==> flow/design.v <==
module pwmblink(
    input  logic clk,
    input  logic rst,
    output logic RGB_R,
    output logic RGB_B,
    output logic RGB_G
);
    parameter CLKMAX = 12000000;  
    logic [31:0] counter;
    logic [8:0] x;  
    logic [7:0] sharktooth;  
    logic [7:0] red;
    logic [7:0] green;
    logic [7:0] blue;
    always_ff @(posedge clk) begin
        if (rst) begin
            counter <= 0;
            x <= 0;
            sharktooth <= 0;
        end else begin
        if (counter >= CLKMAX/360) begin
            counter <= 0;
            if (x >= 359) begin
                x <= 0;
            end
            else begin
                x <= x + 1;
            end
            end
        else begin
            counter <= counter + 1;
        end
        sharktooth <= sharktooth + 1;
        end
    end
    always_comb begin
        if(x < 60) begin
            green = 255*x/60;
            blue = 0;
            red  = 255;
        end else if (x < 120) begin
            green = 255;
            blue = 0;
            red  = 255 - 255*(x-60)/60;
        end else if (x < 180) begin
            green = 255;
            blue = 255*(x-120)/60;
            red  = 0;
        end else if (x < 240) begin
            green = 255 - 255*(x-180)/60;
            blue = 255;
            red  = 0;
        end else if (x < 300) begin
            green = 0;
            blue = 255;
            red  = 255*(x-240)/60;
        end else begin
            green = 0;
            blue = 255 - 255*(x-300)/60;
            red  = 255;
        end
    end
    assign {RGB_R, RGB_G, RGB_B} = {sharktooth < red, sharktooth < green, sharktooth < blue};
endmodule
# Step by step through the tools: pwmblink
# Tool output for the design above, in the order of the flow.
# Lines are those of the file above, counted from 1.
# Operators: Yosys type, input widths -> output width; for muxes data width and select width s.
# Library cell names are shortened.
# Not given: n/a
[design]
design = "pwmblink"
clock = "clk"
library = "sky130hd"
lib_corner = "tt_025C_1v80"

# Word-level counts
# Yosys after proc, flatten, opt, wreduce and memory -nomap, before mapping. Enables and synchronous resets that opt folds into registers are not counted as muxes. Memory bits, and registers merged into a memory's read port (data or address), are not among the register bits. Print and check cells are not counted. Equal cells are merged and count once.
[bits]
output_inout_bits = 3
elab_cells = 52
register_bits = 49
inputBits = 2
[op_classes]
reduce_and_logical = 1
div = 6
add_sub_neg = 11
n_cmp = 10
n_mux = 15
mul = 6
[op_table]
columns = ["cell", "n"]
rows = [
  ["$div 32x6->32 const B", 6],
  ["$mul 9x10->19 const A", 5],
  ["$mul 8x9->17 const A", 1],
  ["$mux 8", 14],
  ["$add 32x1->32 const B", 1],
  ["$ge 32x16->1 const B", 1],
  ["$sub 8x8->8 const A", 3],
  ["$lt 8x8->1", 3],
  ["$sub 9x8->10 const B", 2],
  ["$lt 9x8->1 const B", 2],
  ["$sub 9x6->10 const B", 1],
  ["$sub 9x7->10 const B", 1],
  ["$sub 9x9->10 const B", 1],
  ["$add 9x1->9 const B", 1],
  ["$lt 9x6->1 const B", 1],
  ["$lt 9x7->1 const B", 1],
  ["$ge 9x9->1 const B", 1],
  ["$lt 9x9->1 const B", 1],
  ["$mux 9", 1],
  ["$add 8x1->8 const B", 1],
  ["$reduce_or 2->1", 1],
]

# Longest topological paths
# Yosys ltp: most cells in a row. Word level: on the elaborated netlist, between registers, memories and ports. Mapped: between sequential cells and ports; inverters and the memories' decode and read muxes count.
[logic_depth]
depth_word = 10
ABC_AREA = 0
mapped_depth = 56
ltp_nobuf = 47

# Synthesis result
# The flow's flattened synthesis, as Yosys stat reports it; memories are mapped. The netlist is that of the ABC_AREA named above (0 if unset); the other value can give another one.
[synth_totals]
mapped_area_um2 = 18430.2
ff_cells = 49
seqArea_um2 = 980.9
cell_count = 2258
buf_cells = 66
[by_type]
columns = ["type", "n", "type_area_um2"]
rows = [
  ["fa_1", 226, 4.52E+03],
  ["ha_1", 237, 2.97E+03],
  ["inv_1", 428, 1.61E+03],
  ["dfxtp_1", 49, 980.941],
  ["xnor2_1", 92, 805.773],
  ["a21oi_1", 144, 720.691],
  ["nor2_1", 138, 517.997],
  ["xor2_1", 54, 472.954],
  ["nand2_1", 125, 469.2],
  ["o21ai_0", 93, 465.446],
  ["a211oi_1", 43, 322.81],
  ["o211ai_1", 40, 300.288],
  ["nand3_1", 55, 275.264],
  ["a21o_1", 36, 270.259],
  ["mux2i_1", 20, 200.192],
  ["nor3_1", 34, 170.163],
  ["clkbuf_1", 45, 168.912],
  ["a31oi_1", 23, 143.888],
]
# Other cell types: 88; their cells: 376.

# Worst setup path after synthesis
# Path of least setup slack by OpenSTA after synthesis, without wires, with an ideal clock, recovery checks aside; 20% of the period is set as input and as output delay. Where synthesis merged equal registers, the netlist keeps one of their names.
[synth_path]
kind = "register to output"
start = "reg x[4]"
end = "out RGB_R"
setup_slack_ns = 18.618
arrival_time_ns = 13.382
launch_ns = 0.000
output_delay_ns = 8.000
delay_ns = 13.382
path_stages = 52
n_path_buf = 6
period_ns = 40.0
required_time_ns = 32.000
synth_period_reached_ns = 21.382
# "delay_ns" is the arrival time less input delay plus setup time.
# At an output port there is no setup time.
# "path_stages": output pins that drive a net of the path, with the launching flip-flop's if there is one; two outputs of one cell count as two.
# "synth_period_reached_ns" = period - worst setup slack (recovery checks aside). The figure is calculated, with input and output delays left at 20% of the set period.
# Between the ends stands the longest chain of elaborated cells between them, by number of cells; it is not shown to be the way that was timed. Of several equally long chains one is given.
# A line is the first line of the expression or statement that the cell stems from. Yosys adds cells for indexed reads and writes and turns some case tables into memories.
# A register here has more assigning lines than the two given.
[synth_via]
cell_sequence = "dfxtp_1 > buf_1 > inv_1 > ha_1 > and2_1 > o211ai_4 > clkbuf_1 > and2_1 > clkbuf_1 > inv_1 > fa_1 > inv_1 > fa_1 > inv_1 > fa_1 > inv_1 > fa_1 > ha_1 > (+16 left out) > xnor2_1 > a21boi_1 > o2111a_1 > buf_4 > o211ai_1 > a22o_1 > a211oi_4 > nor2b_1 > a2bb2o_4 > or3_1 > buf_2 > o221a_1 > ha_1 > a21o_1 > a21oi_1 > nand2_1 > o31a_1 > a21oi_1"
elab_chain_cells = 9
cells_between = 18
cone_lines = 8
cone_classes = "3 x add/sub; 2 x mul; 2 x div; 6 x compare; 5 x mux"
[synth_lines]
columns = ["item", "line", "source"]
rows = [
  ["from (decl)", 10, "logic [8:0] x;"],
  ["from (assign)", 18, "x <= 0;"],
  ["from (assign)", 27, "x <= x + 1;"],
  ["$sub 9x8->10", 56, "red  = 255*(x-240)/60;"],
  ["$mul 9x10->19", 56, ""],
  ["$div 32x6->32", 56, ""],
  ["$mux 8", 53, "end else if (x < 300) begin"],
  ["$mux 8", 49, "end else if (x < 240) begin"],
  ["$mux 8", 45, "end else if (x < 180) begin"],
  ["$mux 8", 41, "end else if (x < 120) begin"],
  ["$mux 8", 37, "if(x < 60) begin"],
  ["$lt 8x8->1", 63, "assign {RGB_R, RGB_G, RGB_B} = {sharktooth < red, sharktooth < green, sharktooth < blue};"],
  ["to (decl)", 4, "output logic RGB_R,"],
]

# Path in the finished layout
# From the final timing report of run 1: the path of least setup slack in the routed layout; clock arrival at registers is part of the times.
[layout_path]
kind = "register to output"
start = "reg x[4]"
end = "out RGB_R"
n_path_buf = 6
setup_slack_ns = -0.28
required_time_ns = 17.20
output_delay_ns = 4.30
launch_ns = 0.33
period_ns = 21.5
path_stages = 51
arrival_time_ns = 17.48
# Between the ends stands the longest chain of elaborated cells between them, by number of cells; it is not shown to be the way that was timed. Of several equally long chains one is given.
# A register here has more assigning lines than the two given.
[layout_via]
cell_sequence = "dfxtp_2 > buf_2 > inv_1 > ha_1 > and2_1 > o211ai_4 > and2_1 > clkbuf_1 > inv_1 > fa_1 > inv_1 > fa_1 > inv_1 > fa_1 > inv_1 > fa_1 > ha_1 > or3_1 > (+15 left out) > o2111a_1 > nor3_1 > or2_1 > o21ai_1 > a31oi_1 > o21ai_2 > a2bb2o_4 > or3_1 > buf_2 > nor2_1 > o221a_1 > ha_1 > a21o_1 > a21oi_1 > nand3_1 > a31o_2 > a21oi_1 > clkdlybuf4s50_1"
elab_chain_cells = 9
cells_between = 18
cone_lines = 8
cone_classes = "3 x add/sub; 2 x mul; 2 x div; 6 x compare; 5 x mux"
[layout_lines]
columns = ["item", "line", "source"]
rows = [
  ["from (decl)", 10, "logic [8:0] x;"],
  ["from (assign)", 18, "x <= 0;"],
  ["from (assign)", 27, "x <= x + 1;"],
  ["$sub 9x8->10", 56, "red  = 255*(x-240)/60;"],
  ["$mul 9x10->19", 56, ""],
  ["$div 32x6->32", 56, ""],
  ["$mux 8", 53, "end else if (x < 300) begin"],
  ["$mux 8", 49, "end else if (x < 240) begin"],
  ["$mux 8", 45, "end else if (x < 180) begin"],
  ["$mux 8", 41, "end else if (x < 120) begin"],
  ["$mux 8", 37, "if(x < 60) begin"],
  ["$lt 8x8->1", 63, "assign {RGB_R, RGB_G, RGB_B} = {sharktooth < red, sharktooth < green, sharktooth < blue};"],
  ["to (decl)", 4, "output logic RGB_R,"],
]

# Stored flow runs of pwmblink (4 of them; Yosys, OpenROAD, sky130hd). They differ in their settings and are not a sequence. Constraints: input delay and output delay 20% of the set period each, output load 0.01 pF.
# By "critical_path_time_ns" is meant the share of the clock period that the worst setup path is allowed (20% is reserved at inputs, 20% at outputs), minus its slack. Clock arrival times at its registers enter into it.
# "total_power_uw": no workload was simulated; the value follows from the tool's default switching activity.

[[run]]
name = "run 1"
[run.settings]
ABC_AREA = 0
CELL_PAD_IN_SITES_DETAIL_PLACEMENT = 2
CELL_PAD_IN_SITES_GLOBAL_PLACEMENT = 1
CORE_ASPECT_RATIO = 0.85
CORE_UTILIZATION = 28
GPL_ROUTABILITY_DRIVEN = 0
GPL_TIMING_DRIVEN = 0
MAX_ROUTING_LAYER = "met4"
MIN_ROUTING_LAYER = "met2"
SETUP_SLACK_MARGIN = -1.02
SLEW_MARGIN = 40
period_ns = 21.5
CAP_MARGIN = 20
CORE_MARGIN = 2
[run.results]
stdcell_area_um2 = 19979.2
setup_tns_ns = -0.284
total_power_uw = 1195
fin_hold_ws_ns = 0.491
fin_ws_ns = -0.280
critical_path_time_ns = 17.48
worst_path_kind = "register to output"
die_footprint_um2 = 67897.0
synthArea_um2 = 18430.2

[[run]]
name = "run 2"
[run.settings]
CAP_MARGIN = 25
CELL_PAD_IN_SITES_DETAIL_PLACEMENT = 1
CORE_ASPECT_RATIO = 1.01
CORE_MARGIN = 9
CTS_CLUSTER_DIAMETER = 376
CTS_CLUSTER_SIZE = 55
GPL_TIMING_DRIVEN = 0
MAX_ROUTING_LAYER = "met4"
MIN_ROUTING_LAYER = "met1"
PLACE_DENSITY_LB_ADDON = 0.05
TNS_END_PERCENT = 75
period_ns = 36.2
CORE_UTILIZATION = 40
SLEW_MARGIN = 20
[run.results]
stdcell_area_um2 = 19492.4
setup_tns_ns = 0.000
total_power_uw = 664.2
fin_hold_ws_ns = 0.496
fin_ws_ns = 10.810
critical_path_time_ns = 18.15
worst_path_kind = "register to output"
die_footprint_um2 = 54126.0
synthArea_um2 = 18430.2

[[run]]
name = "run 3"
[run.settings]
CELL_PAD_IN_SITES_DETAIL_PLACEMENT = 2
CORE_ASPECT_RATIO = 0.85
CORE_UTILIZATION = 25
GPL_TIMING_DRIVEN = 0
MIN_ROUTING_LAYER = "met1"
SETUP_SLACK_MARGIN = 5.0
period_ns = 34.5
CAP_MARGIN = 20
CORE_MARGIN = 2
SLEW_MARGIN = 20
[run.results]
stdcell_area_um2 = 19919.1
setup_tns_ns = 0.000
total_power_uw = 770.4
fin_hold_ws_ns = 0.496
fin_ws_ns = 8.075
critical_path_time_ns = 19.53
worst_path_kind = "register to output"
die_footprint_um2 = 75916.0
synthArea_um2 = 18430.2

[[run]]
name = "run 4"
[run.settings]
CAP_MARGIN = 5
CELL_PAD_IN_SITES_GLOBAL_PLACEMENT = 3
CORE_UTILIZATION = 64
CTS_CLUSTER_DIAMETER = 100
CTS_CLUSTER_SIZE = 19
HOLD_SLACK_MARGIN = 0.24
PLACE_DENSITY = 0.37
SETUP_SLACK_MARGIN = -2.0
TNS_END_PERCENT = 100
period_ns = 25.3
CORE_MARGIN = 2
SLEW_MARGIN = 20
[run.results]
outcome = "unfinished; error GPL-0301 in placement"
